==> flow/design.v <==
`timescale 1ns / 1ps
module bcd(clk, rst, broj, desetice, jedinice);
   input clk;                                               
   input rst;                                               
   input  [7:0] broj;                                       
   output reg [3:0] desetice;                               
   output reg [3:0] jedinice;                               
   reg [15:0] shift;                                        
   reg [3:0] i;                                             
   reg [15:0] t;                                            
   always @(posedge clk)
   begin
      if (rst)
         i <= 4'd0;
      else
      begin
         t = shift;
         if (i == 0)                                        
         begin
            t[15:8] = 8'd0;
            t[7:0] = broj;
         end
         if (i < 8)                                         
         begin
            if (t[11:8] >= 5)                               
               t[11:8] = t[11:8] + 4'd3;                    
            if (t[15:12] >= 5)                              
               t[15:12] = t[15:12] + 4'd3;                  
            t = t << 1;                                     
            shift <= t;
            i <= i + 4'd1;
         end
         else                                               
         begin
            desetice <= shift[15:12];
            jedinice <= shift[11:8];
            i <= 4'd0;
         end
      end
   end
endmodule
`timescale 1ns / 1ps
module kosarka(
      input clk,                                            
      input rst,                                            
      input b0,b1,b2,b3,                                    
      input p0,p1,p2,                                       
      output a,b,c,d,e,f,g,dp,                              
      output [3:0] an                                       
    );
localparam [16:0] DIV_D = 17'd25;                           
localparam [28:0] DIV_V = 29'd500;                          
reg clkD,clkV;                                              
reg [16:0] brojacD;                                         
reg [28:0] brojacV;                                         
reg [7:0] vremeA,vremeB,rezulA,rezulB;                      
reg [3:0] displej;                                          
reg [6:0] s_seg;                                            
reg [3:0] cifra;                                            
reg stop;                                                   
wire [3:0] vremeAdesetice, vremeAjedinice, vremeBdesetice, vremeBjedinice;   
wire [3:0] rezulAdesetice, rezulAjedinice, rezulBdesetice, rezulBjedinice;   
reg stanjeB0, stanjeB1, stanjeB2, stanjeB3;                 
bcd bcd_vremeA(clk, rst, vremeA, vremeAdesetice, vremeAjedinice);
bcd bcd_vremeB(clk, rst, vremeB, vremeBdesetice, vremeBjedinice);            
bcd bcd_rezulA(clk, rst, rezulA, rezulAdesetice, rezulAjedinice);
bcd bcd_rezulB(clk, rst, rezulB, rezulBdesetice, rezulBjedinice);
wire tickD = (brojacD == DIV_D) && !clkD;                   
wire tickV = (brojacV == DIV_V) && !clkV;                   
reg n_stop, n_s0, n_s1, n_s2, n_s3;
reg [7:0] n_rezulA, n_rezulB;
reg [3:0] n_displej, n_cifra;
always @(*)
   begin
      n_stop = stop;
      n_s0 = stanjeB0; n_s1 = stanjeB1; n_s2 = stanjeB2; n_s3 = stanjeB3;
      n_rezulA = rezulA; n_rezulB = rezulB;
      n_displej = displej; n_cifra = cifra;
      if(vremeA==0 && vremeB==0)                            
         n_stop = 1'b1;                                     
      case({p2,cifra})
         5'b00111: begin n_displej = vremeBjedinice; n_cifra = 4'b1110; end
         5'b01110: begin n_displej = vremeBdesetice; n_cifra = 4'b1101; end   
         5'b01101: begin n_displej = vremeAjedinice; n_cifra = 4'b1011; end
         5'b01011: begin n_displej = vremeAdesetice; n_cifra = 4'b0111; end
         5'b10111: begin n_displej = rezulBjedinice; n_cifra = 4'b1110; end
         5'b11110: begin n_displej = rezulBdesetice; n_cifra = 4'b1101; end   
         5'b11101: begin n_displej = rezulAjedinice; n_cifra = 4'b1011; end
         5'b11011: begin n_displej = rezulAdesetice; n_cifra = 4'b0111; end
         default: ;
      endcase
      if(b0 == 1'b1)
         n_s0 = 1'b1;                                       
      if(n_s0==1'b1 && b0 == 1'b0)                          
      begin
         n_stop = ~n_stop;                                  
         n_s0 = 1'b0;
      end
      if(b1 == 1'b1)
         n_s1 = 1'b1;                                       
      if(n_s1==1'b1 && b1 == 1'b0)
      begin
         case({p1,p0})
            2'b00: n_rezulB = n_rezulB+8'd3;                
            2'b01: n_rezulB = n_rezulB-8'd3;
            2'b10: n_rezulA = n_rezulA+8'd3;
            2'b11: n_rezulA = n_rezulA-8'd3;
         endcase
         n_s1 = 1'b0;
      end
      if(b2 == 1'b1)
         n_s2 = 1'b1;                                       
      if(n_s2==1'b1 && b2 == 1'b0)
      begin
         case({p1,p0})
            2'b00: n_rezulB = n_rezulB+8'd2;                
            2'b01: n_rezulB = n_rezulB-8'd2;
            2'b10: n_rezulA = n_rezulA+8'd2;
            2'b11: n_rezulA = n_rezulA-8'd2;
         endcase
         n_s2 = 1'b0;
      end
      if(b3 == 1'b1)
         n_s3 = 1'b1;                                       
      if(n_s3==1'b1 && b3 == 1'b0)
      begin
         case({p1,p0})
            2'b00: n_rezulB = n_rezulB+8'd1;                
            2'b01: n_rezulB = n_rezulB-8'd1;
            2'b10: n_rezulA = n_rezulA+8'd1;
            2'b11: n_rezulA = n_rezulA-8'd1;
         endcase
         n_s3 = 1'b0;
      end
   end
always @(posedge clk)
   begin
      if (rst)
      begin
         clkD <= 1'b0; clkV <= 1'b0;
         brojacD <= 17'd0; brojacV <= 29'd0;
         vremeA <= 8'd40; vremeB <= 8'd0;                   
         rezulA <= 8'd0; rezulB <= 8'd0;
         displej <= 4'b0110;
         s_seg <= 7'd0;
         cifra <= 4'b1110;
         stop <= 1'b1;
         stanjeB0 <= 1'b0; stanjeB1 <= 1'b0; stanjeB2 <= 1'b0; stanjeB3 <= 1'b0;
      end
      else
      begin
         if(brojacD==DIV_D)                                 
         begin
            clkD <= ~clkD;
            brojacD <= 17'd1;
         end
         else
            brojacD <= brojacD+17'd1;
         if(brojacV==DIV_V)                                 
         begin
            clkV <= ~clkV;
            brojacV <= 29'd1;
         end
         else
            brojacV <= brojacV+29'd1;
         case(displej)
            4'd0 : s_seg <= 7'b1000000;                     
            4'd1 : s_seg <= 7'b1111001;                     
            4'd2 : s_seg <= 7'b0100100;                     
            4'd3 : s_seg <= 7'b0110000;                     
            4'd4 : s_seg <= 7'b0011001;                     
            4'd5 : s_seg <= 7'b0010010;                     
            4'd6 : s_seg <= 7'b0000010;                     
            4'd7 : s_seg <= 7'b1111000;                     
            4'd8 : s_seg <= 7'b0000000;                     
            4'd9 : s_seg <= 7'b0010000;                     
            default : s_seg <= 7'b1000000;                  
         endcase
         if (tickV)                                         
         begin
            if(stop==0)                                     
            begin
               if(vremeB==0)                                
               begin
                  vremeB <= 8'd59;                          
                  vremeA <= vremeA-8'd1;                    
               end
               else
                  vremeB <= vremeB-8'd1;
            end
         end
         if (tickD)                                         
         begin
            stop <= n_stop;
            stanjeB0 <= n_s0; stanjeB1 <= n_s1; stanjeB2 <= n_s2; stanjeB3 <= n_s3;
            rezulA <= n_rezulA; rezulB <= n_rezulB;
            displej <= n_displej;
            cifra <= n_cifra;
         end
      end
   end
assign an = cifra;
assign {g, f, e, d, c, b, a} = s_seg;                       
assign dp = 1'b1;                                           
endmodule
=== Step by step through the tools: kosarka ===
Tool output for the design above, in the order of the flow.
Lines are those of the file above, counted from 1.
Operators carry their Yosys type and port widths (W data, S select, Z words).
A cell with -- has no value.

* Top: kosarka
* Clock port: clk
* Standard-cell library: sky130hd
* Corner: tt_025C_1v80

=== Word-level counts ===
Counts by Yosys on the flattened word-level netlist (proc, flatten, opt, wreduce; memories kept). Register bits leave out memories and registers merged into their read ports (data or address). Print and check cells are left out. Cells with the same type and inputs are merged into one.
Memory sizes are those after Yosys's memory passes, which may raise the word count (mostly to a power of two), join words into wider ones and drop unused or constant bits.

* Word width x clocked read ports: 7
* Bits in read-only memories: 112
* Cells after elaboration: 193
* Register bits after elaboration: 201
* Memory cells: 1
* Output and inout bits: 12
* Input port bits: 9

{| class="wikitable"
|+ Memories
! memory !! depth !! bits a word !! read ports !! write ports !! RTL line !! text
|-
| (no name shown) || 16 || 7 || 1 || 0 || 166 || <nowiki>case(displej)</nowiki>
|}

* Reductions and logical operators: 42
* Bitwise gates (word level): 13
* Multiplexer cells: 47
* Add/sub/neg operators: 28
* Equal/unequal tests: 13
* Order comparisons: 12

{| class="wikitable"
|+ Operators by type and width
! operator !! number
|-
| $mux W8 || 19
|-
| $pmux W8 S3 || 6
|-
| $ge A4 B3 Y1 const B || 8
|-
| $sub A8 B1 Y8 const B || 4
|-
| $add A8 B2 Y8 const B || 4
|-
| $sub A8 B2 Y8 const B || 4
|-
| $pmux W4 S8 || 1
|-
| $add A29 B1 Y29 const B || 1
|-
| $eq A29 B9 Y1 const B || 1
|-
| $reduce_or A2 Y1 || 12
|-
| $reduce_and A2 Y1 || 11
|-
| $eq A5 B5 Y1 const B || 4
|-
| $add A17 B1 Y17 const B || 1
|-
| $eq A17 B5 Y1 const B || 1
|-
| $add A4 B1 Y4 const B || 4
|-
| $add A4 B2 Y4 const B || 4
|-
| $lt A4 B4 Y1 const B || 4
|-
| $logic_not A4 Y1 || 4
|-
| $add A8 B1 Y8 const B || 2
|-
| $logic_not A8 Y1 || 2
|-
| $pmux W4 S4 || 1
|-
| $mux W4 || 4
|-
| $eq A5 B4 Y1 const B || 3
|-
| $not A1 Y1 || 13
|-
| $add A3 B2 Y3 const B || 4
|-
| $mux W1 || 12
|-
| $mux W3 || 4
|-
| $reduce_bool A8 Y1 || 1
|}

Other operator kinds: 8; their cells: 16.

=== Longest topological paths ===
Yosys ltp: most cells in a row. Word level: on the elaborated netlist, between registers, memories and ports. Mapped: between sequential cells and ports; inverters and the memories' decode and read muxes count.

* Word-level depth: 10
* ABC_AREA: 0
* Mapped depth: 22

=== Netlist ===
Yosys stat after the flow's synthesis: flattened, memories mapped to cells. It holds for the ABC_AREA given above (unset counts as 0); a run with the other value may have another netlist.

{| class="wikitable"
|+ Cell types
! cell type !! number !! total area (um^2)
|-
| sky130_fd_sc_hd__edfxtp_1 || 92 || 2762.65
|-
| sky130_fd_sc_hd__dfxtp_1 || 116 || 2.32E+03
|-
| sky130_fd_sc_hd__nand2_1 || 176 || 660.634
|-
| sky130_fd_sc_hd__ha_1 || 51 || 638.112
|-
| sky130_fd_sc_hd__nor2_1 || 154 || 578.054
|-
| sky130_fd_sc_hd__xnor2_1 || 51 || 446.678
|-
| sky130_fd_sc_hd__xor2_1 || 48 || 420.403
|-
| sky130_fd_sc_hd__a21oi_1 || 73 || 365.35
|-
| sky130_fd_sc_hd__o21ai_0 || 47 || 235.226
|-
| sky130_fd_sc_hd__nor3_1 || 46 || 230.221
|-
| sky130_fd_sc_hd__mux2i_1 || 21 || 210.202
|-
| sky130_fd_sc_hd__nand3_1 || 35 || 175.168
|-
| sky130_fd_sc_hd__inv_1 || 45 || 168.912
|-
| sky130_fd_sc_hd__nand2b_1 || 27 || 168.912
|-
| sky130_fd_sc_hd__clkbuf_1 || 41 || 153.898
|-
| sky130_fd_sc_hd__nand4_1 || 20 || 125.12
|-
| sky130_fd_sc_hd__nor2b_1 || 19 || 118.864
|-
| sky130_fd_sc_hd__or3_1 || 18 || 112.608
|}

Other cell types: 70; their cells: 223.

* Cell count: 1303
* Buffer cells: 63
* Sequential part of the area: 5084.9 um^2
* Mapped flip-flops: 208
* Chip area (Yosys): 11710.0 um^2

By module: a second synthesis without flattening, with its own total; a netlist apart from the flattened one above.

* Cells (unflattened synthesis): 1235
* Area (unflattened synthesis): 11536.1 um^2

Rows give one instance, submodules left out.

{| class="wikitable"
|+ Modules
! module !! area (um^2) !! times used !! cells
|-
| kosarka || 6736.5 || 1 || 875
|-
| bcd || 1199.9 || 4 || 90
|}

=== Worst setup path after synthesis ===
Source: OpenSTA report_checks on the synthesized netlist (no wires, ideal clock, input and output delay 20% of the period each), path of least setup slack; recovery checks are left aside. Register names are those of the netlist, which keeps one name where synthesis merged equal registers.

* Path kind: input to register
* Start: in p1
* End: reg rezulB[7]
* Required time: 9877 ps
* Delay of the path: 4529 ps
* Setup slack: 3470 ps
* Setup time: 123 ps
* Data arrival time: 6406 ps
* External input delay: 2000 ps
* Period: 10000 ps
* Time at the first pin: 2000 ps
* Stages on the path: 22
* Path buffers: 4
* Synthesis period reached: 6530 ps

"delay of the path" = arrival - input delay + setup time.
"stages on the path" counts driving pins, that of a launching flip-flop among them; a cell with two outputs on the path counts twice.
"synthesis period reached" = period - worst setup slack (recovery checks aside). The figure is calculated, with input and output delays left at 20% of the set period.
The rows between start and end are the longest chain of elaborated cells between them; the timing report does not say that the signal goes this way. Where chains are equally long, one stands for them.
A line is the first line of the expression or statement that the cell stems from. Yosys adds cells for indexed reads and writes and turns some case tables into memories.

* Cells stage by stage: sky130_fd_sc_hd__buf_6 > sky130_fd_sc_hd__nand2b_1 > sky130_fd_sc_hd__buf_2 > sky130_fd_sc_hd__buf_1 > sky130_fd_sc_hd__ha_1 > sky130_fd_sc_hd__a21o_1 > sky130_fd_sc_hd__maj3_1 > sky130_fd_sc_hd__xnor2_1 > sky130_fd_sc_hd__nand2_1 > sky130_fd_sc_hd__xnor2_1 > sky130_fd_sc_hd__ha_1 > sky130_fd_sc_hd__clkbuf_1 > sky130_fd_sc_hd__nor2b_1 > sky130_fd_sc_hd__nand4_1 > sky130_fd_sc_hd__nand4b_1 > sky130_fd_sc_hd__o21bai_1 > sky130_fd_sc_hd__nand4_1 > sky130_fd_sc_hd__o311ai_4 > sky130_fd_sc_hd__or4_1 > sky130_fd_sc_hd__mux2i_1 > sky130_fd_sc_hd__mux2i_1 > sky130_fd_sc_hd__mux2_1
* Length of the longest elaborated chain: 10
* Elaborated cells between the ends (all ways): 15

{| class="wikitable"
|+ Ends and longest elaborated chain, post-synthesis
! what !! RTL line !! text
|-
| start: declaration || 47 || <nowiki>input p0,p1,p2,</nowiki>
|-
| $eq A2 B2 Y1 || 103 || <nowiki>case({p1,p0})</nowiki>
|-
| $reduce_or A2 Y1 || -- ||
|-
| $pmux W8 S3 || 103 ||
|-
| $mux W8 || 101 || <nowiki>if(n_s1==1'b1 && b1 == 1'b0)</nowiki>
|-
| $sub A8 B2 Y8 || 117 || <nowiki>2'b01: n_rezulB = n_rezulB-8'd2;</nowiki>
|-
| $pmux W8 S3 || 115 || <nowiki>case({p1,p0})</nowiki>
|-
| $mux W8 || 113 || <nowiki>if(n_s2==1'b1 && b2 == 1'b0)</nowiki>
|-
| $sub A8 B1 Y8 || 129 || <nowiki>2'b01: n_rezulB = n_rezulB-8'd1;</nowiki>
|-
| $pmux W8 S3 || 127 || <nowiki>case({p1,p0})</nowiki>
|-
| $mux W8 || 125 || <nowiki>if(n_s3==1'b1 && b3 == 1'b0)</nowiki>
|-
| end: assignment || 143 || <nowiki>rezulA <= 8'd0; rezulB <= 8'd0;</nowiki>
|-
| end: assignment || 196 || <nowiki>rezulA <= n_rezulA; rezulB <= n_rezulB;</nowiki>
|-
| end: declaration || 56 || <nowiki>reg [7:0] vremeA,vremeB,rezulA,rezulB;</nowiki>
|}

=== Path in the finished layout ===
From the final timing report of flow run A: the path of least setup slack in the routed layout; clock arrival at registers is part of the times.
The path's times are printed in steps of 10 ps; the period is the one set.

* Path kind: input to register
* Start: in p1
* End: reg rezulB[7]
* External input delay: 2000 ps
* Required time: 10400 ps
* Time at the first pin: 2000 ps
* Stages on the path: 19
* Data arrival time: 7460 ps
* Setup time: 110 ps
* Path buffers: 2
* Period: 10000 ps
* Setup slack: 2930 ps

The rows between start and end are the longest chain of elaborated cells between them; the timing report does not say that the signal goes this way. Where chains are equally long, one stands for them.

* Cells stage by stage: sky130_fd_sc_hd__clkdlybuf4s50_1 > sky130_fd_sc_hd__buf_4 > sky130_fd_sc_hd__nand2b_1 > sky130_fd_sc_hd__inv_1 > sky130_fd_sc_hd__maj3_1 > sky130_fd_sc_hd__xnor2_1 > sky130_fd_sc_hd__nand2_1 > sky130_fd_sc_hd__xnor2_1 > sky130_fd_sc_hd__ha_1 > sky130_fd_sc_hd__nor2b_1 > sky130_fd_sc_hd__nand4_1 > sky130_fd_sc_hd__nand4b_1 > sky130_fd_sc_hd__o21bai_1 > sky130_fd_sc_hd__nand4_1 > sky130_fd_sc_hd__o311ai_4 > sky130_fd_sc_hd__or4_1 > sky130_fd_sc_hd__mux2i_1 > sky130_fd_sc_hd__mux2i_1 > sky130_fd_sc_hd__mux2_1
* Length of the longest elaborated chain: 10
* Elaborated cells between the ends (all ways): 15

{| class="wikitable"
|+ Ends and longest elaborated chain, after layout
! what !! RTL line !! text
|-
| start: declaration || 47 || <nowiki>input p0,p1,p2,</nowiki>
|-
| $eq A2 B2 Y1 || 103 || <nowiki>case({p1,p0})</nowiki>
|-
| $reduce_or A2 Y1 || -- ||
|-
| $pmux W8 S3 || 103 ||
|-
| $mux W8 || 101 || <nowiki>if(n_s1==1'b1 && b1 == 1'b0)</nowiki>
|-
| $sub A8 B2 Y8 || 117 || <nowiki>2'b01: n_rezulB = n_rezulB-8'd2;</nowiki>
|-
| $pmux W8 S3 || 115 || <nowiki>case({p1,p0})</nowiki>
|-
| $mux W8 || 113 || <nowiki>if(n_s2==1'b1 && b2 == 1'b0)</nowiki>
|-
| $sub A8 B1 Y8 || 129 || <nowiki>2'b01: n_rezulB = n_rezulB-8'd1;</nowiki>
|-
| $pmux W8 S3 || 127 || <nowiki>case({p1,p0})</nowiki>
|-
| $mux W8 || 125 || <nowiki>if(n_s3==1'b1 && b3 == 1'b0)</nowiki>
|-
| end: assignment || 143 || <nowiki>rezulA <= 8'd0; rezulB <= 8'd0;</nowiki>
|-
| end: assignment || 196 || <nowiki>rezulA <= n_rezulA; rezulB <= n_rezulB;</nowiki>
|-
| end: declaration || 56 || <nowiki>reg [7:0] vremeA,vremeB,rezulA,rezulB;</nowiki>
|}

Settings and measured results of 6 stored flow runs for module kosarka (sky130hd), not sorted in any way. The constraints put input and output delay at 20% of the set period each and load the outputs with 0.01 pF.
"period reached": clock period set for the run, less the worst setup slack. It is reckoned from that one timing run; input and output delays stay at 20% of the period that was set.

=== Flow run A ===
{| class="wikitable"
! Setting !! Value
|-
| CORE_UTILIZATION || 40
|-
| HOLD_SLACK_MARGIN || 0.22
|-
| PLACE_DENSITY_LB_ADDON || 0.26
|-
| SLEW_MARGIN || 5
|-
| period_ns || 10.0
|-
| CAP_MARGIN || 20
|-
| CORE_MARGIN || 2
|-
! Result !! Value
|-
| Overall die area || 30660.0 um^2
|-
| Utilization after routing || 44.9 %
|-
| Chip area in the Yosys report || 11710.0 um^2
|-
| Worst setup slack after layout || 2934 ps
|-
| Worst hold slack after layout || 456 ps
|-
| Std-cell area (final layout) || 12913.6 um^2
|-
| Period reached || 7066 ps
|-
| Setup TNS || 0 ps
|}

=== Flow run B ===
{| class="wikitable"
! Setting !! Value
|-
| CAP_MARGIN || 15
|-
| CELL_PAD_IN_SITES_DETAIL_PLACEMENT || 1
|-
| CELL_PAD_IN_SITES_GLOBAL_PLACEMENT || 1
|-
| CORE_UTILIZATION || 36
|-
| CTS_CLUSTER_DIAMETER || 393
|-
| CTS_CLUSTER_SIZE || 19
|-
| GPL_ROUTABILITY_DRIVEN || 1
|-
| MAX_ROUTING_LAYER || met5
|-
| PLACE_DENSITY_LB_ADDON || 0.09
|-
| SETUP_SLACK_MARGIN || -0.06
|-
| SLEW_MARGIN || 20
|-
| TNS_END_PERCENT || 70
|-
| period_ns || 4.38
|-
| CORE_MARGIN || 2
|-
! Result !! Value
|-
| Worst setup slack after layout || 36 ps
|-
| Period reached || 4344 ps
|-
| Setup TNS || 0 ps
|-
| Worst hold slack after layout || 458 ps
|-
| Chip area in the Yosys report || 11710.0 um^2
|-
| Overall die area || 33986.8 um^2
|-
| Utilization after routing || 42.2 %
|-
| Std-cell area (final layout) || 13613.1 um^2
|}

=== Flow run C ===
{| class="wikitable"
! Setting !! Value
|-
| ABC_AREA || 0
|-
| CELL_PAD_IN_SITES_GLOBAL_PLACEMENT || 0
|-
| CORE_ASPECT_RATIO || 1.71
|-
| CORE_MARGIN || 8
|-
| CORE_UTILIZATION || 51
|-
| CTS_CLUSTER_DIAMETER || 66
|-
| MIN_ROUTING_LAYER || met2
|-
| PLACE_DENSITY_LB_ADDON || 0.26
|-
| SLEW_MARGIN || 5
|-
| period_ns || 10.8
|-
| CAP_MARGIN || 20
|-
! Result !! Value
|-
| Chip area in the Yosys report || 11710.0 um^2
|-
| Utilization after routing || 56.5 %
|-
| Worst setup slack after layout || 3160 ps
|-
| Std-cell area (final layout) || 12786.0 um^2
|-
| Setup TNS || 0 ps
|-
| Overall die area || 28241.0 um^2
|-
| Worst hold slack after layout || 460 ps
|-
| Period reached || 7640 ps
|}

=== Flow run D ===
{| class="wikitable"
! Setting !! Value
|-
| ABC_AREA || 1
|-
| CAP_MARGIN || 5
|-
| CORE_MARGIN || 6
|-
| CORE_UTILIZATION || 42
|-
| CTS_CLUSTER_SIZE || 93
|-
| GPL_TIMING_DRIVEN || 1
|-
| MAX_ROUTING_LAYER || met5
|-
| PLACE_DENSITY_LB_ADDON || 0.16
|-
| SETUP_SLACK_MARGIN || 0.54
|-
| period_ns || 7.82
|-
| SLEW_MARGIN || 20
|-
! Result !! Value
|-
| Worst hold slack after layout || 450 ps
|-
| Overall die area || 31840.8 um^2
|-
| Period reached || 5395 ps
|-
| Chip area in the Yosys report || 11634.9 um^2
|-
| Worst setup slack after layout || 2425 ps
|-
| Utilization after routing || 47.9 %
|-
| Std-cell area (final layout) || 12932.4 um^2
|-
| Setup TNS || 0 ps
|}

=== Flow run E ===
{| class="wikitable"
! Setting !! Value
|-
| ABC_AREA || 1
|-
| CELL_PAD_IN_SITES_DETAIL_PLACEMENT || 0
|-
| CELL_PAD_IN_SITES_GLOBAL_PLACEMENT || 1
|-
| CORE_MARGIN || 7
|-
| CTS_CLUSTER_DIAMETER || 268
|-
| GPL_TIMING_DRIVEN || 0
|-
| MAX_ROUTING_LAYER || met5
|-
| MIN_ROUTING_LAYER || met2
|-
| PLACE_DENSITY_LB_ADDON || 0.14
|-
| TNS_END_PERCENT || 80
|-
| period_ns || 4.0
|-
| CAP_MARGIN || 20
|-
| CORE_UTILIZATION || 40
|-
| SLEW_MARGIN || 20
|-
! Result !! Value
|-
| Period reached || 3727 ps
|-
| Chip area in the Yosys report || 11634.9 um^2
|-
| Std-cell area (final layout) || 13371.6 um^2
|-
| Worst setup slack after layout || 273 ps
|-
| Worst hold slack after layout || 455 ps
|-
| Overall die area || 34058.7 um^2
|-
| Setup TNS || 0 ps
|-
| Utilization after routing || 46.7 %
|}

=== Flow run F ===
{| class="wikitable"
! Setting !! Value
|-
| CORE_UTILIZATION || 40
|-
| period_ns || 7.18
|-
| CAP_MARGIN || 20
|-
| CORE_MARGIN || 2
|-
| SLEW_MARGIN || 20
|-
! Result !! Value
|-
| Setup TNS || 0 ps
|-
| Overall die area || 30660.0 um^2
|-
| Utilization after routing || 45.8 %
|-
| Worst hold slack after layout || 448 ps
|-
| Std-cell area (final layout) || 13168.9 um^2
|-
| Period reached || 5837 ps
|-
| Worst setup slack after layout || 1343 ps
|-
| Chip area in the Yosys report || 11710.0 um^2
|}
